==> flow/design.v <==
`timescale 1ns / 1ps
module receiver #(parameter clks_per_bit = 50)(
  input clk,
  input rst_n,
  input din,
  output reg [7:0] dout,
  output reg valid
    );
  reg [3:0] state;
  reg [13:0] counter1;
  reg [3:0] counter2;
  parameter IDLE = 3'b000;
  parameter START_BIT = 3'b001;
  parameter DATA_BIT = 3'b010;
  parameter STOP_BIT = 3'b011;
  always @(posedge clk) begin
  if(!rst_n) begin
    dout <= 0;
    valid <= 0;
    state <= 0;
    counter1 <= 0;
    counter2 <= 0;
  end
  else
  case(state)
  IDLE: begin
    counter1 <= 0;
    counter2 <= 0;
    valid <= 1'b0;
    if(din == 1'b0) begin
      state <= START_BIT;
    end
    else begin
      state <= IDLE;
    end  
  end
  START_BIT: begin
    if(counter1 < clks_per_bit/2) begin
      counter1 <= counter1+1;
      state <= START_BIT; 
    end
    else begin
      counter1 <= 0;
      state <= DATA_BIT;
    end
  end
  DATA_BIT: begin
    if(counter1 <= clks_per_bit)begin
      counter1 <= counter1+1;
      state <= DATA_BIT;
    end
    else begin
      counter1 <= 0;
      if(counter2 <= 4'b0111)begin
        dout[counter2] <= din;
        counter2 <= counter2+1;
      end
      else begin
        counter2 <= 0;
        state <= STOP_BIT;
      end
    end
  end
  STOP_BIT: begin
  if (din == 1'b1) begin
    if(counter1 <= clks_per_bit)begin
      valid <= 1'b0;
      counter1 <= counter1+1;
      state <= STOP_BIT;
    end
    else begin
      valid <= 1'b1;
      state <= IDLE;
    end
  end
  else begin
    state <= STOP_BIT;
  end
 end 
  endcase
  end  
endmodule
`timescale 1ns / 1ps
module transmitter #(parameter clks_per_bit = 50)(
  input clk,
  input rst_n,
  input valid,
  input [7:0] din,
  output reg dout,
  output reg done,
  output reg tx_busy,
  output reg valid_test
    );
  reg [3:0] state;
  reg [13:0] counter1;
  reg [3:0] counter2;
  reg [7:0] r_din;
  parameter IDLE = 3'b000;
  parameter START_BIT = 3'b001;
  parameter DATA_BIT = 3'b010;
  parameter STOP_BIT = 3'b011;
  always @(posedge clk) begin
    if(!rst_n) begin
      dout <= 0;
      done <= 0;
      tx_busy <= 0;
      valid_test <= 0;
      state <= 0;
      counter1 <= 0;
      counter2 <= 0;
      r_din <= 0;
    end
    else
    case (state)
    IDLE: begin
      counter2 <= 0;
      dout <= 1'b1;
      counter1 <= 0;
      done <= 0;
      valid_test = 0;
        if(valid) begin 
          state <= START_BIT;
          r_din <= din;
          tx_busy <= 1;
        end
        else begin
          state <= IDLE;
        end 
    end   
    START_BIT: begin
      if(counter1 <= clks_per_bit-1) begin
        counter1 <= counter1 + 1;
        state <= START_BIT;
      end
      else begin
        dout <= 1'b0;
        counter1 <= 0;
        state <= DATA_BIT;
      end
    end
    DATA_BIT: begin
      if(counter1 <= clks_per_bit-1) begin
        counter1 <= counter1 + 1;
        state <= DATA_BIT; 
      end 
      else begin
        counter1 <= 0;
        if(counter2 <= 4'b0111) begin
            dout <= r_din[counter2];
            counter2 <= counter2 + 1;
            state <= DATA_BIT;
          end 
          else begin
            counter2 <= 0;
            state <= STOP_BIT;
          end
      end        
    end    
    STOP_BIT: begin
      if(counter1 <= clks_per_bit-1) begin
        dout <= 1'b1;
        counter1 <= counter1 + 1;
        done <= 1'b0; 
        state <= STOP_BIT;
      end
      else begin
        counter1 <= 0;
        done <= 1'b1; 
        state <= IDLE;
        tx_busy <= 0;
      end
    end
    endcase  
  end  
endmodule
`timescale 1ns / 1ps
module connection_receiver_master(
  input clk,
  input rst_n,
  input valid_tx,
  input [7:0] dout,
  input pready,
  output reg [1:0] pselx_m,
  output reg [31:0] pwdata_m,
  output reg [31:0] paddr_m,
  output reg pwrite_m,
  output reg valid
    );
  reg [2:0] state;
  reg [2:0] count1;
  reg [2:0] count2;
  parameter IDLE = 3'b000;
  parameter SEL = 3'b001;
  parameter WR_EN = 3'b010;
  parameter DATA = 3'b011;
  parameter ADDR = 3'b100;
  parameter WAIT = 3'b101;
always @(posedge clk) begin
if(!rst_n) begin
  pselx_m <= 0;
  pwdata_m <= 0;
  paddr_m <= 0;
  pwrite_m <= 0;
  valid <= 0;
  state <= 0;
  count1 <= 0;
  count2 <= 0;
end
else
case(state)
IDLE: begin
  pselx_m <= 0;
  pwdata_m <= 0;
  paddr_m <= 0;
  pwrite_m <= 0;
  valid <= 0;
  count1 <= 0;
  count2 <= 0; 
  state <= SEL;           
end
SEL: begin
  if(valid_tx == 1'b1) begin
    pselx_m <= dout[1:0];
    state <= WR_EN;
  end
  else
    state <= SEL;
end
WR_EN: begin
  if(valid_tx == 1'b1)begin
    pwrite_m <= dout[0];
    state <= DATA; 
  end
  else
    state <= WR_EN;  
end
DATA: begin
  if(valid_tx == 1'b1) begin 
    if(count1 < 3)begin
      pwdata_m[32-(count1*8)-1 -:8] <= dout;
      count1 <= count1+1;
      state <= DATA;  
    end else begin
      pwdata_m[32-(count1*8)-1 -:8] <= dout;
      count1 <= 0;
      state <= ADDR;  
    end
  end
end
ADDR: begin
  if(valid_tx == 1'b1) begin
    if(count2 < 3)begin
      paddr_m[32-(count2*8)-1 -:8] <= dout;
      count2 <= count2+1; 
      state <= ADDR;
      valid <= 1'b0;
    end else begin
      paddr_m[32-(count2*8)-1 -:8] <= dout;
      count2 <= 0;
      valid <= 1'b1;
      state <= WAIT;      
    end
  end 
 end
WAIT: begin
    valid <= 0;
    if(pready) begin
      state <= IDLE;
    end
end 
endcase
end   
endmodule
`timescale 1ns / 1ps
module apb_master(
  input pclk,
  input prst_n,
  input pwrite_m,
  input [31:0] pwdata_m,
  input [31:0] paddr_m,
  input [1:0] pselx_m,
  input pready,  
  input valid,
  output pwrite_s,
  output [1:0] pselx_s,
  output reg penable,
  output [31:0] paddr_s,
  output [31:0] pwdata_s
    );
  reg [31:0] paddr_reg;
  reg pwrite_reg;
  reg [31:0] pwdata_reg;
  reg [1:0] pselx_reg;
  parameter IDLE = 2'b00;
  parameter SETUP = 2'b01;
  parameter ACCESS = 2'b10;
  reg [1:0] state;
always @(posedge pclk) begin
if(!prst_n) begin
  paddr_reg <= 0;
  pwrite_reg <= 0;
  pwdata_reg <= 0;
  pselx_reg <= 0;
  penable <= 0;
  state <= IDLE;
end
else
case(state)
IDLE: begin
  pselx_reg <= 0;
  penable <= 0;
    if(valid)begin
      state <= SETUP;
    end
    else
    state <= IDLE;
end
SETUP: begin
  pselx_reg <= pselx_m;
  penable <= 1'b0;
  state <= ACCESS;
end
ACCESS: begin
    penable <= 1'b1;
    if(pwrite_m == 1) begin   
      paddr_reg <= paddr_m;
      pwrite_reg <= pwrite_m;
      pwdata_reg <= pwdata_m;
    end
    if(pready) begin
     state <= IDLE;
     penable <= 1'b0;
    end
    else begin
      state <= ACCESS;
    end
end
endcase
end
  assign paddr_s = paddr_reg;
  assign pwrite_s = pwrite_reg;
  assign pwdata_s = pwdata_reg;
  assign pselx_s = pselx_reg;
endmodule
module demux_slave(
  input clk,
  input [1:0] sel,
  input [31:0] data,
  input [31:0] addr,
  output [65:0] psel_s1,
  output [65:0] psel_s2
);
assign psel_s1 = (sel == 2'b10)? {data, sel, addr} : 66'd0;
assign psel_s2 = (sel == 2'b01)? {data, sel, addr} : 66'd0;
endmodule
module mux_pready(
  input clk,
  input rst_n,
  input [1:0] sel,
  input pready_mas1,
  input pready_mas2,
  output reg pready
  );
  always @(posedge clk) begin
    if (!rst_n)
        pready <= 0;
    else if (sel == 2'b10)
        pready <= pready_mas1;
    else
        pready <= pready_mas2;
  end
  endmodule
module slave(
input penable,
input [31:0] pwdata_in,
input clk,
input rst_n,
input [1:0] psel,
input pready_tr_in,
input pwrite,
input [31:0] addr,
output reg [31:0] pwdata_out,
output reg valid_fsm,
output reg pready_out,
output reg [31:0] addr_out
);
reg [1:0] state;
  parameter IDLE = 2'b00;
  parameter NEXT = 2'b01;
  parameter WAIT_FOR_COMPLETION = 2'b10;
  parameter CLEANUP = 2'b11;
always @(posedge clk) begin
  if(!rst_n) begin
    pwdata_out <= 0;
    valid_fsm <= 0;
    pready_out <= 0;
    addr_out <= 0;
    state <= IDLE;
  end
  else
  case (state) 
  IDLE: begin
    pwdata_out <= 0;
    valid_fsm <= 0;
    pready_out <= 0;
    addr_out <= 0; 
      if(penable == 1'b1) begin
        state <= NEXT;
      end
   end   
  NEXT: begin   
          if(pwrite == 1'b1) begin
            pwdata_out <= pwdata_in;
            addr_out <= addr;
            valid_fsm <= 1'b1;
            pready_out <= 1'b1;  
            state <= WAIT_FOR_COMPLETION;
          end  
  end
  WAIT_FOR_COMPLETION: begin
        if (pready_out)
          state <= CLEANUP;  
  end
  CLEANUP: begin
     valid_fsm <= 1'b0;
     pready_out <= 0;
     state <= IDLE;
  end
  endcase
end    
endmodule
module connection_slave2_transmitter(
  input [31:0] data_in_s,
  input clk,
  input rst_n,
  input valid_fsm_s,
  input done,
  input tx_busy,
  input [31:0] addr_s,
  output reg valid,
  output reg [7:0] data_out,
  output reg pready_slave,
  output reg [31:0] addr_out
    );
   reg [3:0] counter;
   reg [1:0] state;
    always @(posedge clk) begin
      if(!rst_n) begin
        valid <= 0;
        data_out <= 0;
        pready_slave <= 0;
        addr_out <= 0;
        counter <= 0;
        state <= 0;
      end
      else
      case(state)
        0: begin
          valid <= 1'b0;
          pready_slave <= 1'b0;
          if(valid_fsm_s) begin
            state <= 1;
          end
          else begin
            state <= 0;
          end
        end
        1: begin
          addr_out <= addr_s;
          if(counter < 3) begin
            data_out <= data_in_s[32-(counter*8)-1 -:8];
            counter <= counter+1; 
            valid <= 1'b1;
            state <= 2;
          end
          else begin
            data_out <= data_in_s[32-(counter*8)-1 -:8];
            counter <= 0; 
            state <= 0;
          end
        end
        2: begin
          valid <= 1'b0;
          if(done) begin
            pready_slave <= 1'b1;
            state <= 1;
          end
          else begin
            state <= 2;
            pready_slave <= 1'b0;
          end
        end
       endcase      
    end
endmodule
`timescale 1ns / 1ps
module top(
  input clk,
  input rst_n,
  input din_rx,
  output dout_tx_s1,
  output dout_tx_s2,
  output [31:0] addr_tx_s1,
  output [31:0] addr_tx_s2
    );
  wire [7:0] dout_rx;
  wire valid_rx;
  wire [1:0] sel;
  wire [31:0] data;
  wire [31:0] addr_rx;
  wire en;
  wire valid_master;
  wire penable;
  wire pwrite_slave;
  wire pready_fsm;
  wire [1:0] psel_slave;
  wire pready_master;
  wire valid_slave;
  wire [31:0] addr_slave;
  wire test_valid;
  wire [31:0] din_tx;
  wire [31:0] data_fsm1;
  wire [31:0] data_fsm2;
  wire valid_fsm_s1;
  wire valid_fsm_s2;
  wire valid_tx;
  wire [7:0] data_tx;
  wire dout_tx_in;
  wire done;
  wire [31:0] addr_fsm1;
  wire [31:0] addr_fsm2;
  wire tx_busy;
  wire [65:0] psel_slave1;
  wire [65:0] psel_slave2;
  wire valid_tx2;
  wire [7:0] data_tx2;
  wire done2;
  wire tx_busy2;
  wire pready_fsm2;
  wire pready_fsm1;
  wire pready_fsm_mas;
  receiver dut0(
  .clk(clk),
  .rst_n(rst_n),
  .din(din_rx),
  .dout(dout_rx),
  .valid(valid_rx)
  );
  connection_receiver_master dut1(
  .clk(clk),
  .rst_n(rst_n),
  .valid_tx(valid_rx),
  .dout(dout_rx),
  .pselx_m(sel),
  .pwdata_m(data),
  .paddr_m(addr_rx),
  .pwrite_m(en),
  .pready(pready_fsm_mas),
  .valid(valid_master)
  );
  apb_master dut2(
  .pclk(clk),
  .prst_n(rst_n),
  .pwrite_m(en),
  .pwdata_m(data),
  .paddr_m(addr_rx),
  .pselx_m(sel),
  .pready(pready_fsm_mas),
  .valid(valid_master),
  .pwrite_s(pwrite_slave),
  .pselx_s(psel_slave),
  .penable(penable),
  .paddr_s(addr_slave),
  .pwdata_s(din_tx)
  );
  demux_slave dut3(
  .clk(clk),
  .sel(psel_slave),
  .data(din_tx),
  .addr(addr_slave),
  .psel_s1(psel_slave1),
  .psel_s2(psel_slave2)
  );
  mux_pready dut4(
  .clk(clk),
  .rst_n(rst_n),
  .sel(psel_slave),
  .pready(pready_fsm_mas),
  .pready_mas1(pready_fsm1),
  .pready_mas2(pready_fsm2)
  );
  slave dut5 (
  .penable(penable),
  .pwdata_in(psel_slave1[65:34]),
  .clk(clk),
  .rst_n(rst_n),
  .addr(psel_slave1[31:0]),
  .psel(psel_slave1[33:32]),
  .pready_tr_in(),
  .pwdata_out(data_fsm1),
  .valid_fsm(valid_fsm_s1),
  .pready_out(),
  .pwrite(pwrite_slave),
  .addr_out(addr_fsm1)
  );
  slave dut6 (
  .penable(penable),
  .pwdata_in(psel_slave2[65:34]),
  .clk(clk),
  .rst_n(rst_n),
  .addr(psel_slave2[31:0]),
  .psel(psel_slave2[33:32]),
  .pready_tr_in(),
  .pwdata_out(data_fsm2),
  .valid_fsm(valid_fsm_s2),
  .pready_out(),
  .pwrite(pwrite_slave),
  .addr_out(addr_fsm2)
  );
  connection_slave2_transmitter dut7(
  .data_in_s(data_fsm1),
  .clk(clk),
  .rst_n(rst_n),
  .addr_s(addr_fsm1),
  .valid_fsm_s(valid_fsm_s1),
  .valid(valid_tx),
  .data_out(data_tx),
  .done(done),
  .addr_out(addr_tx_s1),
  .tx_busy(tx_busy),
  .pready_slave(pready_fsm1)
    );
  connection_slave2_transmitter dut8(
  .data_in_s(data_fsm2),
  .clk(clk),
  .rst_n(rst_n),
  .addr_s(addr_fsm2),
  .valid_fsm_s(valid_fsm_s2),
  .valid(valid_tx2),
  .data_out(data_tx2),
  .done(done2),
  .addr_out(addr_tx_s2),
  .tx_busy(tx_busy2),
  .pready_slave(pready_fsm2)
    );    
  transmitter dut9(
  .clk(clk),
  .rst_n(rst_n),
  .valid(valid_tx),
  .din(data_tx),
  .dout(dout_tx_s1),
  .valid_test(),
  .tx_busy(tx_busy),
  .done(done)
  );
  transmitter dut10(
  .clk(clk),
  .rst_n(rst_n),
  .valid(valid_tx2),
  .din(data_tx2),
  .dout(dout_tx_s2),
  .valid_test(),
  .tx_busy(tx_busy2),
  .done(done2)
  );
endmodule
### From RTL to reports: top

Tool output for the design above, in the order of the flow.
Lines are those of the file above, counted from 1.
Operators: Yosys type, input widths -> output width; for muxes data width and select width s.
Library cell names are shortened.
Not given: -

* design top: top
* clock input: clk
* cell library: sky130hd
* timing corner: tt_025C_1v80

### Word-level counts

Source: Yosys, flattened and elaborated, memories not mapped. Widths are those after wreduce. Registers that Yosys merges into a memory's read port (data or address) are not register bits. Print and check cells do not count.

* add/sub/neg operators: 29
* $lt $le $gt $ge: 11
* equality and inequality tests: 53
* shift operators: 10
* mux-type cells: 123
* bitwise gates (word level): 10
* reduce/logical cells: 73

Operators by type and width (number)
* $pmux 32 s2: 6
* $mux 32: 6
* $mux 66: 2
* $add 32x1->32 const B: 4
* $sub 32x1->32 const B: 4
* $sub 32x4->32 const B: 4
* $mux 14: 6
* $neg 32->33: 2
* $shift 8x33->32: 2
* $shift 8x33->32 const A: 2
* $and 32x32->32: 2
* $or 32x32->32: 2
* $shiftx 32x32->8: 2
* $not 32->32: 2
* $pmux 14 s4: 1
* $pmux 14 s2: 2
* $mux 4: 13
* $pmux 4 s4: 3
* $add 14x1->14 const B: 3
* $le 14x6->1 const B: 3
* $reduce_bool 2->1: 21
* $reduce_and 2->1: 19
* $mux 2: 17
* $mux 1: 32
* $ne 2x2->1 const B: 14
* $eq 4x2->1 const B: 6
* $pmux 1 s2: 12
* $pmux 4 s2: 3

Not listed: further kinds 42, cells in them 114.

* flip-flop bits (word level): 473
* input bits: 3
* output and inout bits: 66
* cells after elaboration: 361

### Logic depth

Longest topological path by Yosys (ltp), each cell counted once; first at word level (registers and memories cut), then after technology mapping (sequential cells cut; the memories' decode and read muxes count).

* depth after elaboration: 11
* ABC_AREA: 0
* mapped depth: 14
* mapped depth without buffers: 12

### Synthesis result

Yosys stat after the flow's synthesis: flattened, memories mapped to cells. It holds for the ABC_AREA given above (unset counts as 0); a run with the other value may have another netlist.
Totals and module areas in this step are rounded.

Cell types
* dfxtp_1: number 483, area in all 9.67E+03 um2
* nor2_1: number 307, area in all 1.15E+03 um2
* a22oi_1: number 147, area in all 1.1E+03 um2
* nand2_1: number 241, area in all 904.618 um2
* mux2i_1: number 73, area in all 730.701 um2
* a21oi_1: number 134, area in all 670.643 um2
* mux4_2: number 20, area in all 450.432 um2
* ha_1: number 34, area in all 425.408 um2
* a22o_1: number 48, area in all 420.403 um2
* clkbuf_1: number 109, area in all 409.142 um2
* nand3_1: number 44, area in all 220.211 um2
* and3_1: number 35, area in all 218.96 um2
* inv_1: number 47, area in all 176.419 um2
* o21ai_0: number 31, area in all 155.149 um2
* nor3_1: number 21, area in all 105.101 um2
* nand2b_1: number 13, area in all 81.328 um2
* nor2b_1: number 13, area in all 81.328 um2
* a22o_2: number 8, area in all 80.077 um2

Other cell types: 52; their cells: 174.

* standard cells after synthesis: 1982
* mapped area: 18460 um2
* sequential part of the area: 9669 um2
* flip-flop cells: 483
* buffer cells: 129

By module: a second synthesis without flattening, with its own total; a netlist apart from the flattened one above.

* cell total of the unflattened synthesis: 2533
* area (unflattened synthesis): 22790 um2

Each row is one instance without its submodules.

By module
* slave: instances 2, cells 305, area 2517 um2, sequential area 1381 um2
* connection_receiver_master: instances 1, cells 503, area 4466 um2, sequential area 1602 um2
* connection_slave2_transmitter: instances 2, cells 199, area 2081 um2, sequential area 980.9 um2
* apb_master: instances 1, cells 315, area 3108 um2, sequential area 1421 um2
* transmitter: instances 2, cells 172, area 1471 um2, sequential area 660.6 um2
* receiver: instances 1, cells 197, area 1733 um2, sequential area 620.6 um2
* demux_slave: instances 1, cells 161, area 1290 um2, sequential area 0.0 um2
* mux_pready: instances 1, cells 5, area 51.3 um2, sequential area 20.0 um2
* top: instances 1, cells 0, area 0.0 um2, sequential area 0.0 um2

### Worst setup path after synthesis

Path of least setup slack by OpenSTA after synthesis, without wires, with an ideal clock, recovery checks aside; 20% of the period is set as input and as output delay. Where synthesis merged equal registers, the netlist keeps one of their names.

* path kind: register -> register
* start: register dut1.count1[0]
* end: register dut1.pwdata_m[16]
* clock period: 5.0 ns
* library setup time: 0.060 ns
* launch time at the first pin: 0.000 ns
* arrival: 3.344 ns
* data required time: 4.940 ns
* setup slack: 1.597 ns
* path delay: 3.404 ns
* stages on the path: 13
* path buffers: 1
* synthesis period reached: 3.403 ns

"path delay" is the arrival time less input delay plus setup time.
"stages on the path": output pins that drive a net of the path, with the launching flip-flop's if there is one; two outputs of one cell count as two.
"synthesis period reached" = period - worst setup slack (recovery checks aside). The figure is calculated, with input and output delays left at 20% of the set period.
Between the ends stands the longest chain of elaborated cells between them, by number of cells; it is not shown to be the way that was timed. Of several equally long chains one is given.
Each line given opens the expression or statement behind the cell; cells for indexed reads and writes are added by Yosys, which also makes memories of some case tables.
A register here has more assigning lines than the two given.
Where a signal picks the word or bit written, the line may be left out of the assigning lines.

* cell sequence: dfxtp_1 -> buf_4 -> inv_1 -> ha_1 -> nor2_1 -> nand2b_1 -> ha_1 -> or3b_1 -> a2111oi_2 -> and4b_1 -> or4b_4 -> nor2_8 -> a22o_2
* cells in the longest elaborated chain: 11
* elaborated cells between the ends (all ways): 12
* classes of those cells: add/sub: 5; shift: 2; mux: 2; logic: 3

RTL lines, path after synthesis
* start, declared: line 190 `reg [2:0] count1;`
* start, assigned: line 206 `count1 <= 0;`
* start, assigned: line 241 `count1 <= count1+1;`
* $sub 6x6->7: line 240 `pwdata_m[32-(count1*8)-1 -:8] <= dout;`
* $sub 32x1->32: line 240
* $add 32x1->32: line 240
* $sub 32x4->32: line 240
* $neg 32->33: line 240
* $shift 8x33->32: line 240
* $not 32->32: line 240
* $and 32x32->32: line 240
* $or 32x32->32: line 240
* $mux 32: line 238 `if(valid_tx == 1'b1) begin`
* $pmux 32 s2: line 210 `case(state)`
* end, assigned: line 201 `pwdata_m <= 0;`
* end, assigned: line 213 `pwdata_m <= 0;`
* end, declared: line 184 `output reg [31:0] pwdata_m,`

### Worst path after layout

Path of least setup slack in the final report of entry A (OpenROAD, finished layout, wires in). Where an end is a register, its clock arrival counts in the times.

* path kind: register -> register
* start: register dut1.count1[0]
* end: register dut1.pwdata_m[22]
* clock period: 2.35 ns
* library setup time: 0.05 ns
* launch time at the first pin: 0.64 ns
* arrival: 3.78 ns
* data required time: 2.94 ns
* setup slack: -0.84 ns
* stages on the path: 13
* path buffers: 1

Between the ends stands the longest chain of elaborated cells between them, by number of cells; it is not shown to be the way that was timed. Of several equally long chains one is given.
A register here has more assigning lines than the two given.
Where a signal picks the word or bit written, the line may be left out of the assigning lines.

* cell sequence: dfxtp_4 -> buf_12 -> clkinvlp_4 -> ha_4 -> xor2_2 -> nand2b_4 -> ha_4 -> or3b_4 -> a2111oi_4 -> and4b_2 -> or4b_4 -> nor2_8 -> a22o_2
* cells in the longest elaborated chain: 11
* elaborated cells between the ends (all ways): 12
* classes of those cells: add/sub: 5; shift: 2; mux: 2; logic: 3

RTL lines, path post-layout
* start, declared: line 190 `reg [2:0] count1;`
* start, assigned: line 206 `count1 <= 0;`
* start, assigned: line 241 `count1 <= count1+1;`
* $sub 6x6->7: line 240 `pwdata_m[32-(count1*8)-1 -:8] <= dout;`
* $sub 32x1->32: line 240
* $add 32x1->32: line 240
* $sub 32x4->32: line 240
* $neg 32->33: line 240
* $shift 8x33->32: line 240
* $not 32->32: line 240
* $and 32x32->32: line 240
* $or 32x32->32: line 240
* $mux 32: line 238 `if(valid_tx == 1'b1) begin`
* $pmux 32 s2: line 210 `case(state)`
* end, assigned: line 201 `pwdata_m <= 0;`
* end, assigned: line 213 `pwdata_m <= 0;`
* end, declared: line 184 `output reg [31:0] pwdata_m,`

Add stored flow runs of top

Design top on sky130hd. What follows are 3 stored runs of the flow, each under its own settings; their order means nothing. The constraints put input and output delay at 20% of the set period each and load the outputs with 0.01 pF.
By "period reached" is meant the clock period of the run minus its worst setup slack. This is arithmetic on one report: input and output delays are still those of the set period (20% each).
"time of the worst setup path" means the part of the period allowed to the worst setup path (the constraints hold back 20% at inputs and 20% at outputs) less its slack; where the path has registers, the arrival times of their clocks count too.
"power consumption" is the tool's figure for a default switching activity; nothing was simulated.
Measured values are rounded.

### Entry A

==> flow/run.sh <==
#!/bin/bash
# the make line also repeats the synthesis and layout settings of config.mk as NAME=value (left out here)
make -C /OpenROAD-flow-scripts/flow DESIGN_CONFIG=/design/flow/config.mk WORK_HOME=/design/flow/orfs CLKGATE_MAP_FILE= finish
==> flow/config.mk <==
export PLATFORM = sky130hd
export DESIGN_NAME = top
export DESIGN_NICKNAME = top
export VERILOG_FILES = /design/flow/design.v
export SDC_FILE = /design/flow/constraint.sdc
export NUM_CORES = 4
export LEC_CHECK = 0
export CAP_MARGIN = 20
export CORE_MARGIN = 2
export CORE_UTILIZATION = 34
export CTS_CLUSTER_DIAMETER = 392
export GPL_TIMING_DRIVEN = 0
export HOLD_SLACK_MARGIN = 0.14
export MAX_ROUTING_LAYER = met4
export MIN_ROUTING_LAYER = met2
export SETUP_SLACK_MARGIN = 0.7
export SLEW_MARGIN = 20
==> flow/constraint.sdc <==
create_clock -name core_clock -period 2.35 [get_ports {clk}]
set_input_delay 0.4700 -clock core_clock [delete_from_list [all_inputs] [get_ports {clk}]]
set_output_delay 0.4700 -clock core_clock [all_outputs]
set_load 0.01 [all_outputs]

Results of entry A:
- Standard-cell area of the final layout: 24030 um2
- Lowest hold slack: 0.450 ns
- Power consumption: 16820 µW
- Overall die area: 56180 um2
- Chip area after synthesis (Yosys): 18460 um2
- Smallest setup slack: -0.841 ns
- Time of the worst setup path: 3.19 ns
- Kind of the worst setup path: register -> register
- Post-layout utilization: 0.447
- Summed negative setup slack: -37.64 ns
- Period reached: 3.191 ns

### Entry B

==> flow/run.sh <==
#!/bin/bash
# the make line also repeats the synthesis and layout settings of config.mk as NAME=value (left out here)
make -C /OpenROAD-flow-scripts/flow DESIGN_CONFIG=/design/flow/config.mk WORK_HOME=/design/flow/orfs CLKGATE_MAP_FILE= finish
==> flow/config.mk <==
export PLATFORM = sky130hd
export DESIGN_NAME = top
export DESIGN_NICKNAME = top
export VERILOG_FILES = /design/flow/design.v
export SDC_FILE = /design/flow/constraint.sdc
export NUM_CORES = 4
export LEC_CHECK = 0
export CAP_MARGIN = 20
export CORE_MARGIN = 2
export CORE_UTILIZATION = 40
export PLACE_DENSITY = 0.6
export SLEW_MARGIN = 20
==> flow/constraint.sdc <==
create_clock -name core_clock -period 4.09 [get_ports {clk}]
set_input_delay 0.8180 -clock core_clock [delete_from_list [all_inputs] [get_ports {clk}]]
set_output_delay 0.8180 -clock core_clock [all_outputs]
set_load 0.01 [all_outputs]

Results of entry B:
- Standard-cell area of the final layout: 21280 um2
- Lowest hold slack: 0.444 ns
- Power consumption: 9465 µW
- Overall die area: 47890 um2
- Chip area after synthesis (Yosys): 18460 um2
- Smallest setup slack: 0.443 ns
- Time of the worst setup path: 3.65 ns
- Kind of the worst setup path: register -> register
- Post-layout utilization: 0.468
- Summed negative setup slack: 0.000 ns
- Period reached: 3.647 ns

### Entry C

==> flow/run.sh <==
#!/bin/bash
# the make line also repeats the synthesis and layout settings of config.mk as NAME=value (left out here)
make -C /OpenROAD-flow-scripts/flow DESIGN_CONFIG=/design/flow/config.mk WORK_HOME=/design/flow/orfs CLKGATE_MAP_FILE= finish
==> flow/config.mk <==
export PLATFORM = sky130hd
export DESIGN_NAME = top
export DESIGN_NICKNAME = top
export VERILOG_FILES = /design/flow/design.v
export SDC_FILE = /design/flow/constraint.sdc
export NUM_CORES = 4
export LEC_CHECK = 0
export ABC_AREA = 1
export CAP_MARGIN = 20
export CELL_PAD_IN_SITES_DETAIL_PLACEMENT = 2
export CORE_ASPECT_RATIO = 1.89
export CORE_MARGIN = 2
export CORE_UTILIZATION = 34
export CTS_CLUSTER_DIAMETER = 283
export CTS_CLUSTER_SIZE = 60
export GPL_ROUTABILITY_DRIVEN = 0
export GPL_TIMING_DRIVEN = 0
export HOLD_SLACK_MARGIN = 0.14
export MAX_ROUTING_LAYER = met5
export MIN_ROUTING_LAYER = met2
export SETUP_SLACK_MARGIN = 0.7
export SLEW_MARGIN = 20
==> flow/constraint.sdc <==
create_clock -name core_clock -period 4.45 [get_ports {clk}]
set_input_delay 0.8900 -clock core_clock [delete_from_list [all_inputs] [get_ports {clk}]]
set_output_delay 0.8900 -clock core_clock [all_outputs]
set_load 0.01 [all_outputs]

Results of entry C:
- Standard-cell area of the final layout: 22420 um2
- Lowest hold slack: 0.461 ns
- Power consumption: 6667 µW
- Overall die area: 61110 um2
- Chip area after synthesis (Yosys): 20080 um2
- Smallest setup slack: 0.618 ns
- Time of the worst setup path: 3.83 ns
- Kind of the worst setup path: register -> register
- Post-layout utilization: 0.383
- Summed negative setup slack: 0.000 ns
- Period reached: 3.832 ns
